==> flow/design.v <==
module InputProcessor (
    input clk,               
    input [2:0] switches,    
    input confirm_key1,       
input confirm_key2,
    input reset_key,       
    output reg [2:0] column, 
    output reg confirm1,       
output reg confirm2,
    output reg reset        
);
    always @(posedge clk) begin
        column <= switches; 
    end
    always @(posedge clk) begin
        confirm1 <= !confirm_key1; 
	confirm2 <= !confirm_key2;
        reset <= !reset_key;      
    end
endmodule
module gameLogic(
    input clk,
    input reset,
    input [2:0] column,
    input player,
    input confirm_move,
    output reg [1:0] win,
    output reg [1:0] winner
);
    reg [83:0] grid;
    reg [83:0] grid_next;
    reg token_placed;
    reg confirm_prev;
    reg [1:0] win_next;
    wire [1:0] token = player ? 2'b01 : 2'b10;
    wire place = confirm_move && !confirm_prev;
    integer i, j;
function automatic [1:0] checkWin(input [83:0] g, input [1:0] playerToken);
    integer col, row, count, i;
begin
    checkWin = 2'b00;
    for (row = 0; row < 6; row = row + 1) begin
        count = 0;
        for (col = 0; col < 7; col = col + 1) begin
            if (g[(col*6+row)*2 +: 2] == playerToken) begin
                count = count + 1;
                if (count == 4) begin
                    checkWin = 2'b01;
                end
            end else count = 0;
        end
    end
    for (col = 0; col < 7; col = col + 1) begin
        count = 0;
        for (row = 0; row < 6; row = row + 1) begin
            if (g[(col*6+row)*2 +: 2] == playerToken) begin
                count = count + 1;
                if (count == 4) begin
                    checkWin = 2'b01;
                end
            end else count = 0;
        end
    end
    for (row = 0; row < 3; row = row + 1) begin
        for (col = 0; col < 4; col = col + 1) begin
            count = 0;
            for (i = 0; i < 4; i = i + 1) begin
                if (g[((col+i)*6+(row+i))*2 +: 2] == playerToken) begin
                    count = count + 1;
                    if (count == 4) begin
                        checkWin = 2'b01;
                    end
                end else count = 0;
            end
        end
    end
    for (row = 3; row < 6; row = row + 1) begin
        for (col = 0; col < 4; col = col + 1) begin
            count = 0;
            for (i = 0; i < 4; i = i + 1) begin
                if (g[((col+i)*6+(row-i))*2 +: 2] == playerToken) begin
                    count = count + 1;
                    if (count == 4) begin
                        checkWin = 2'b01;
                    end
                end else count = 0;
            end
        end
    end
end
endfunction
    always @* begin
        grid_next = grid;
        token_placed = 0;
        for (i = 0; i < 7; i = i + 1) begin
            if (column == i) begin
                for (j = 0; j < 6; j = j + 1) begin
                    if (!token_placed && grid[(i*6+j)*2 +: 2] == 2'b00) begin
                        grid_next[(i*6+j)*2 +: 2] = token;
                        token_placed = 1;
                    end
                end
            end
        end
        win_next = checkWin(grid_next, token);
    end
    always @(posedge clk) begin
        confirm_prev <= confirm_move;
    end
    always @(posedge clk or posedge reset) begin
        if (reset) begin
            grid <= 84'd0;
            win <= 2'b00;
            winner <= 2'b00;
        end else if (place && token_placed) begin
            grid <= grid_next;
            win <= win_next;
            winner <= win_next[0] ? token : 2'b00;
        end
    end
endmodule
module control(
    input clk,                 
    input reset,               
    input [2:0] column_select, 
    input confirm_move1,
    input confirm_move2,       
    output reg [1:0] current_player, 
    output reg game_over,      
	 output [1:0] winner
);
    parameter IDLE_STATE = 3'b000,
              PLAYER1_TURN = 3'b001,
              PLAYER2_TURN = 3'b010,
              CHECK_MOVE = 3'b011,
				  win_state = 3'b100;
    reg [2:0] state; 
wire confirm_move = (current_player==2'b01)?confirm_move1:confirm_move2;
    wire [1:0]win;
    gameLogic game_logic(
        .clk(clk),
        .reset(reset),
        .column(column_select),
        .player(current_player == 2'b01), 
        .confirm_move(confirm_move),
        .win(win),
		  .winner(winner)
    );
    always @(posedge clk or posedge reset) begin
        if (reset) begin
            state <= IDLE_STATE;
            current_player <= 2'b01;  
            game_over <= 0;
        end
        else begin
            case (state)
                IDLE_STATE: begin
                    if (confirm_move) begin
                        state <= CHECK_MOVE;
                    end
                end
                PLAYER1_TURN: begin
                    if (confirm_move) begin
                        state <= CHECK_MOVE;
                    end
                end
                PLAYER2_TURN: begin
                    if (confirm_move) begin
                        state <= CHECK_MOVE;
                    end
                end
                CHECK_MOVE: begin
                    if (win) begin
                        state <= win_state; 
                    end else begin
                        current_player <= (current_player == 2'b01) ? 2'b10 : 2'b01;
                        state <= (current_player == 2'b01) ? PLAYER1_TURN : PLAYER2_TURN;
                    end
                end
					 win_state: begin
					 game_over <= 1; 
					 end
                default: state <= IDLE_STATE;
            endcase
        end
    end
endmodule
module TopLevelModule(
    input clk,                    
    input [2:0] switches,        
    input confirm_key1,   
input confirm_key2,     
    input reset_key,            
    output [1:0] player_led,     
    output [1:0] winner_led           
);
    wire [2:0] column_select;
    wire confirm_move1;
wire confirm_move2;
    wire reset_game;
    wire [1:0] current_player;
    wire game_over;
    InputProcessor input_proc(
        .clk(clk),
        .switches(switches),
        .confirm_key1(confirm_key1),
        .confirm_key2(confirm_key2),
        .reset_key(reset_key),
        .column(column_select),
        .confirm1(confirm_move1),
.confirm2(confirm_move2),
        .reset(reset_game)
    );
    control control_unit(
        .clk(clk),
        .reset(reset_game),
        .column_select(column_select),
        .confirm_move1(confirm_move1),
        .confirm_move2(confirm_move2),
        .current_player(current_player),
        .game_over(game_over), .winner(winner_led)
    );
    assign player_led = current_player;
endmodule
## From RTL to reports: TopLevelModule

What the tools print for TopLevelModule, step after step.
Lines are those of the file above, counted from 1.
Cell names lack the library's common part.
A cell with - has no value.

| design | value |
|---|---|
| top | TopLevelModule |
| clock port | clk |
| standard-cell library | sky130hd |
| library corner | tt_025C_1v80 |

## Word-level counts

Source: Yosys, flattened and elaborated, memories not mapped. Widths are those after wreduce. Registers that Yosys merges into a memory's read port (data or address) are not register bits. Print and check cells do not count.

| operators by class | value |
|---|---|
| add/sub/neg operators | 133 |
| eq/ne operators | 187 |
| mux-type cells | 595 |
| bitwise gates (word level) | 2 |
| reductions and logical operators | 136 |

Operator list:

| cell | count |
|---|---|
| 32-bit by 2-bit adder with 32-bit output (second input constant) | 133 |
| 32-bit by 4-bit == test with 1-bit output (second input constant) | 133 |
| 32-bit 2-to-1 mux | 106 |
| 2-bit 2-to-1 mux | 372 |
| 1-bit 2-to-1 mux | 114 |
| 2-bit == test | 42 |
| 2-bit logical NOT | 42 |
| 1-bit logical NOT | 45 |
| 1-bit logical AND | 43 |
| 3-bit by 2-bit == test with 1-bit output (second input constant) | 4 |
| 3-bit == test (second input constant) | 4 |
| 3-bit case mux with 3-bit select | 1 |
| 3-bit by 1-bit == test with 1-bit output (second input constant) | 2 |
| 3-bit logical NOT | 2 |
| 3-bit 2-to-1 mux | 2 |
| 2-bit AND reduction | 2 |
| 3-bit OR reduction | 1 |
| 1-bit NOT | 2 |
| 2-bit by 1-bit == test with 1-bit output (second input constant) | 1 |
| 2-bit by 1-bit != test with 1-bit output (second input constant) | 1 |
| 2-bit nonzero test | 1 |

| bit counts | value |
|---|---|
| bits in registers | 100 |
| input port bits | 7 |
| output and inout bits | 4 |
| elaborated cells | 1063 |

## Longest topological paths

Yosys ltp: most cells in a row. Word level: on the elaborated netlist, between registers, memories and ports. Mapped: between sequential cells and ports; inverters and the memories' decode and read muxes count.

| logic depth | value |
|---|---|
| depth in word-level cells | 424 |
| ABC_AREA | 0 |
| mapped depth | 21 |
| gate-level depth less buffers | 17 |

## Synthesis result

Yosys stat after the flow's synthesis: flattened, memories mapped to cells. It holds for the ABC_AREA given above (unset counts as 0); a run with the other value may have another netlist.

Cells by type:

| cell type | count | total area (µm²) |
|---|---|---|
| dfrtp_1 | 91 | 2.28E+03 |
| ha_1 | 40 | 500.48 |
| nor2_1 | 122 | 457.939 |
| a21o_1 | 37 | 277.766 |
| o31ai_1 | 37 | 277.766 |
| mux2i_1 | 22 | 220.211 |
| inv_1 | 56 | 210.202 |
| and2_1 | 31 | 193.936 |
| a31o_2 | 20 | 175.168 |
| o41ai_1 | 18 | 157.651 |
| nor3_1 | 30 | 150.144 |
| nand2_1 | 38 | 142.637 |
| dfxtp_1 | 7 | 140.134 |
| and3_1 | 21 | 131.376 |
| o22ai_1 | 17 | 106.352 |
| a21oi_1 | 19 | 95.091 |
| o21ai_0 | 18 | 90.086 |
| nor2b_1 | 13 | 81.328 |

Not listed: further types 72, cells in them 244.

| synthesis totals | value |
|---|---|
| mapped cells | 881 |
| synthesis area | 0.0077074 mm² |
| sequential part of the area | 0.0024699 mm² |
| flip-flop cells | 100 |
| buffers | 31 |

The figures by module come from a second, unflattened synthesis with its own total; it is not the netlist above.

| unflattened totals | value |
|---|---|
| cell total of the unflattened synthesis | 964 |
| area (unflattened synthesis) | 0.0080214 mm² |

Each row is one instance without its submodules.

By module:

| module | instances | cells | area (mm²) | sequential area (mm²) |
|---|---|---|---|---|
| gameLogic | 1 | 929 | 0.0075723 | 0.0021971 |
| control | 1 | 26 | 0.0003178 | 0.0002027 |
| InputProcessor | 1 | 9 | 0.0001314 | 0.0001201 |
| TopLevelModule | 1 | 0 | 0 | 0 |

## Path before layout

Source: OpenSTA report_checks on the synthesized netlist (no wires, ideal clock, input and output delay 20% of the period each), path of least setup slack; recovery checks are left aside. Register names are those of the netlist, which keeps one name where synthesis merged equal registers.

| timing path after synthesis | value |
|---|---|
| path kind | register to register |
| start | reg control_unit.current_player[0] |
| end | reg control_unit.game_logic.win[0] |
| period | 10.0 ns |
| setup time | 0.135 ns |
| time at the first pin | 0.000 ns |
| arrival | 4.538 ns |
| required time | 9.865 ns |
| slack | 5.327 ns |
| delay of the path | 4.673 ns |
| stages on the path | 21 |
| buffers on the path | 3 |
| synthesis period reached | 4.673 ns |

"delay of the path" is the arrival time less input delay plus setup time.
"stages on the path" counts driving pins, that of a launching flip-flop among them; a cell with two outputs on the path counts twice.
"synthesis period reached" = period - worst setup slack (recovery checks aside). The figure is calculated, with input and output delays left at 20% of the set period.
Between the ends stands the longest chain of elaborated cells between them, by number of cells; it is not shown to be the way that was timed. Of several equally long chains one is given.
A line is the first line of the expression or statement that the cell stems from. Yosys adds cells for indexed reads and writes and turns some case tables into memories.

| on the way, after synthesis | value |
|---|---|
| cells stage by stage | dfstp_2 -> clkbuf_1 -> nand2b_1 -> buf_2 -> buf_1 -> a221o_1 -> nor2_1 -> ha_1 -> and2_1 -> ha_1 -> and2_1 -> ha_1 -> and2_1 -> ha_1 -> o2111ai_1 -> nor2_1 -> o211ai_1 -> o2111ai_1 -> or4_1 -> nor4_4 -> a21oi_1 |
| cells in the longest elaborated chain | 294 |
| elaborated cells on any way between the ends | 816 |
| classes of those cells | add/sub (133); eq/ne (176); mux (505); reduce/logical (2) |

RTL lines, path after synthesis:

| element | RTL line | RTL |
|---|---|---|
| from (decl) | 128 | `output reg [1:0] current_player,` |
| from (assign) | 152 | `current_player <= 2'b01;` |
| from (assign) | 176 | `current_player <= (current_player == 2'b01) ? 2'b10 : 2'b01;` |
| 2-bit by 1-bit == test with 1-bit output | 144 | `.player(current_player == 2'b01),` |
| 2-bit 2-to-1 mux | 35 | `wire [1:0] token = player ? 2'b01 : 2'b10;` |
| 2-bit 2-to-1 mux | 98 | `if (!token_placed && grid[(i*6+j)*2 +: 2] == 2'b00) begin` |
| 2-bit 2-to-1 mux | 96 | `if (column == i) begin` |
| 2-bit == test | 45 | `if (g[(col*6+row)*2 +: 2] == playerToken) begin` |
| 1-bit 2-to-1 mux | 45 |  |
| 32-bit by 2-bit adder with 32-bit output | 46 | `count = count + 1;` |
| [... 280 more ...] | - |  |
| 2-bit 2-to-1 mux | 81 | `if (g[((col+i)*6+(row-i))*2 +: 2] == playerToken) begin` |
| 2-bit 2-to-1 mux | 83 | `if (count == 4) begin` |
| 2-bit 2-to-1 mux | 81 |  |
| 2-bit 2-to-1 mux | 83 |  |
| 2-bit 2-to-1 mux | 81 |  |
| 2-bit 2-to-1 mux | 83 |  |
| 2-bit 2-to-1 mux | 81 |  |
| to (assign) | 113 | `win <= 2'b00;` |
| to (assign) | 117 | `win <= win_next;` |
| to (decl) | 27 | `output reg [1:0] win,` |

## Timing after layout

Path of least setup slack in the final report of run A (OpenROAD, finished layout, wires in). Where an end is a register, its clock arrival counts in the times.

| timing path post-layout | value |
|---|---|
| path kind | register to register |
| start | reg input_proc.column[0] |
| end | reg control_unit.game_logic.winner[0] |
| period | 5.73 ns |
| setup time | 0.13 ns |
| time at the first pin | 0.36 ns |
| arrival | 5.27 ns |
| required time | 5.96 ns |
| slack | 0.68 ns |
| stages on the path | 18 |
| buffers on the path | 0 |

Between the ends stands the longest chain of elaborated cells between them, by number of cells; it is not shown to be the way that was timed. Of several equally long chains one is given.

| on the way, post-layout | value |
|---|---|
| cells stage by stage | dfxtp_1 -> or3b_1 -> o311ai_1 -> nand2_1 -> o21ai_2 -> inv_1 -> ha_1 -> and3_1 -> ha_1 -> and3_1 -> ha_1 -> inv_1 -> a22o_1 -> a311oi_1 -> a2111oi_2 -> a211o_1 -> nor4_4 -> a21oi_1 |
| cells in the longest elaborated chain | 423 |
| elaborated cells on any way between the ends | 984 |
| classes of those cells | add/sub (133); eq/ne (181); mux (586); reduce/logical (84) |

RTL lines, path post-layout:

| element | RTL line | RTL |
|---|---|---|
| from (decl) | 7 | `output reg [2:0] column,` |
| from (assign) | 13 | `column <= switches;` |
| 3-bit logical NOT | 96 | `if (column == i) begin` |
| 1-bit 2-to-1 mux | 96 |  |
| 1-bit logical NOT | 98 | `if (!token_placed && grid[(i*6+j)*2 +: 2] == 2'b00) begin` |
| 1-bit logical AND | 98 |  |
| 1-bit 2-to-1 mux | 98 |  |
| 1-bit 2-to-1 mux | 96 |  |
| 1-bit logical NOT | 98 |  |
| [... 409 more ...] | - |  |
| 2-bit 2-to-1 mux | 83 | `if (count == 4) begin` |
| 2-bit 2-to-1 mux | 81 | `if (g[((col+i)*6+(row-i))*2 +: 2] == playerToken) begin` |
| 2-bit 2-to-1 mux | 83 |  |
| 2-bit 2-to-1 mux | 81 |  |
| 2-bit 2-to-1 mux | 83 |  |
| 2-bit 2-to-1 mux | 81 |  |
| 2-bit 2-to-1 mux | 118 | `winner <= win_next[0] ? token : 2'b00;` |
| to (assign) | 114 | `winner <= 2'b00;` |
| to (assign) | 118 |  |
| to (decl) | 28 | `output reg [1:0] winner` |

FLOW RESULTS
============

Design TopLevelModule on sky130hd. What follows are 4 stored runs of the flow, each under its own settings; their order means nothing. The constraints put input and output delay at 20% of the set period each and load the outputs with 0.01 pF.
"achieved clock period" is the run's clock period less its worst setup slack. It is reckoned from that one timing run; input and output delays stay at 20% of the period that was set.
"critical path time" is the time allowed to the run's worst setup path (the clock period less input and output delay, where it has them) less its slack. Clock arrival times count: a late capture clock shortens it, a late launch clock lengthens it.
"power": no workload was simulated; the value follows from the tool's default switching activity.

## Run A

==> flow/run.sh <==
#!/bin/bash
# the make line also repeats the synthesis and layout settings of config.mk as NAME=value (left out here)
make -C /OpenROAD-flow-scripts/flow DESIGN_CONFIG=/design/flow/config.mk WORK_HOME=/design/flow/orfs CLKGATE_MAP_FILE= finish
==> flow/config.mk <==
export PLATFORM = sky130hd
export DESIGN_NAME = TopLevelModule
export DESIGN_NICKNAME = TopLevelModule
export VERILOG_FILES = /design/flow/design.v
export SDC_FILE = /design/flow/constraint.sdc
export NUM_CORES = 4
export LEC_CHECK = 0
export CAP_MARGIN = 20
export CORE_MARGIN = 2
export CORE_UTILIZATION = 40
export SLEW_MARGIN = 20
==> flow/constraint.sdc <==
create_clock -name core_clock -period 5.73 [get_ports {clk}]
set_input_delay 1.1460 -clock core_clock [delete_from_list [all_inputs] [get_ports {clk}]]
set_output_delay 1.1460 -clock core_clock [all_outputs]
set_load 0.01 [all_outputs]

| result of run A | value |
|---|---|
| power | 3.823 mW |
| area inside the die boundary | 0.0203947 mm² |
| final utilization | 0.45 |
| chip area after synthesis (Yosys) | 0.0077074 mm² |
| standard-cell area after layout | 0.0084781 mm² |
| achieved clock period | 5.046 ns |
| critical path time | 5.05 ns |
| critical path kind | register to register |
| worst slack on setup checks | 0.684 ns |
| final setup TNS | 0.000 ns |

## Run B

==> flow/run.sh <==
#!/bin/bash
# the make line also repeats the synthesis and layout settings of config.mk as NAME=value (left out here)
make -C /OpenROAD-flow-scripts/flow DESIGN_CONFIG=/design/flow/config.mk WORK_HOME=/design/flow/orfs CLKGATE_MAP_FILE= finish
==> flow/config.mk <==
export PLATFORM = sky130hd
export DESIGN_NAME = TopLevelModule
export DESIGN_NICKNAME = TopLevelModule
export VERILOG_FILES = /design/flow/design.v
export SDC_FILE = /design/flow/constraint.sdc
export NUM_CORES = 4
export LEC_CHECK = 0
export CAP_MARGIN = 20
export CORE_MARGIN = 2
export CORE_UTILIZATION = 40
export SETUP_SLACK_MARGIN = 1.63
export SLEW_MARGIN = 20
==> flow/constraint.sdc <==
create_clock -name core_clock -period 5.73 [get_ports {clk}]
set_input_delay 1.1460 -clock core_clock [delete_from_list [all_inputs] [get_ports {clk}]]
set_output_delay 1.1460 -clock core_clock [all_outputs]
set_load 0.01 [all_outputs]

| result of run B | value |
|---|---|
| standard-cell area after layout | 0.0091988 mm² |
| worst slack on setup checks | 1.247 ns |
| final setup TNS | 0.000 ns |
| power | 4.272 mW |
| chip area after synthesis (Yosys) | 0.0077074 mm² |
| final utilization | 0.489 |
| critical path time | 4.48 ns |
| critical path kind | register to register |
| area inside the die boundary | 0.0203947 mm² |
| achieved clock period | 4.483 ns |

## Run C

==> flow/run.sh <==
#!/bin/bash
# the make line also repeats the synthesis and layout settings of config.mk as NAME=value (left out here)
make -C /OpenROAD-flow-scripts/flow DESIGN_CONFIG=/design/flow/config.mk WORK_HOME=/design/flow/orfs CLKGATE_MAP_FILE= finish
==> flow/config.mk <==
export PLATFORM = sky130hd
export DESIGN_NAME = TopLevelModule
export DESIGN_NICKNAME = TopLevelModule
export VERILOG_FILES = /design/flow/design.v
export SDC_FILE = /design/flow/constraint.sdc
export NUM_CORES = 4
export LEC_CHECK = 0
export CAP_MARGIN = 0
export CORE_MARGIN = 3
export CORE_UTILIZATION = 40
export CTS_CLUSTER_SIZE = 19
export GPL_ROUTABILITY_DRIVEN = 0
export HOLD_SLACK_MARGIN = -0.04
export MIN_ROUTING_LAYER = met1
export PLACE_DENSITY_LB_ADDON = 0.25
export SETUP_SLACK_MARGIN = 2.42
export SLEW_MARGIN = 20
==> flow/constraint.sdc <==
create_clock -name core_clock -period 10.0 [get_ports {clk}]
set_input_delay 2.0000 -clock core_clock [delete_from_list [all_inputs] [get_ports {clk}]]
set_output_delay 2.0000 -clock core_clock [all_outputs]
set_load 0.01 [all_outputs]

| result of run C | value |
|---|---|
| worst slack on setup checks | 4.436 ns |
| critical path time | 5.56 ns |
| critical path kind | register to register |
| standard-cell area after layout | 0.0083705 mm² |
| final utilization | 0.445 |
| achieved clock period | 5.564 ns |
| area inside the die boundary | 0.0209699 mm² |
| chip area after synthesis (Yosys) | 0.0077074 mm² |
| power | 2.126 mW |
| final setup TNS | 0.000 ns |

## Run D

==> flow/run.sh <==
#!/bin/bash
# the make line also repeats the synthesis and layout settings of config.mk as NAME=value (left out here)
make -C /OpenROAD-flow-scripts/flow DESIGN_CONFIG=/design/flow/config.mk WORK_HOME=/design/flow/orfs CLKGATE_MAP_FILE= finish
==> flow/config.mk <==
export PLATFORM = sky130hd
export DESIGN_NAME = TopLevelModule
export DESIGN_NICKNAME = TopLevelModule
export VERILOG_FILES = /design/flow/design.v
export SDC_FILE = /design/flow/constraint.sdc
export NUM_CORES = 4
export LEC_CHECK = 0
export CAP_MARGIN = 20
export CORE_MARGIN = 2
export CORE_UTILIZATION = 40
export SLEW_MARGIN = 20
==> flow/constraint.sdc <==
create_clock -name core_clock -period 9.6 [get_ports {clk}]
set_input_delay 1.9200 -clock core_clock [delete_from_list [all_inputs] [get_ports {clk}]]
set_output_delay 1.9200 -clock core_clock [all_outputs]
set_load 0.01 [all_outputs]

| result of run D | value |
|---|---|
| final setup TNS | 0.000 ns |
| achieved clock period | 5.571 ns |
| worst slack on setup checks | 4.029 ns |
| chip area after synthesis (Yosys) | 0.0077074 mm² |
| critical path time | 5.57 ns |
| critical path kind | register to register |
| area inside the die boundary | 0.0203947 mm² |
| standard-cell area after layout | 0.0083818 mm² |
| power | 2.241 mW |
| final utilization | 0.445 |
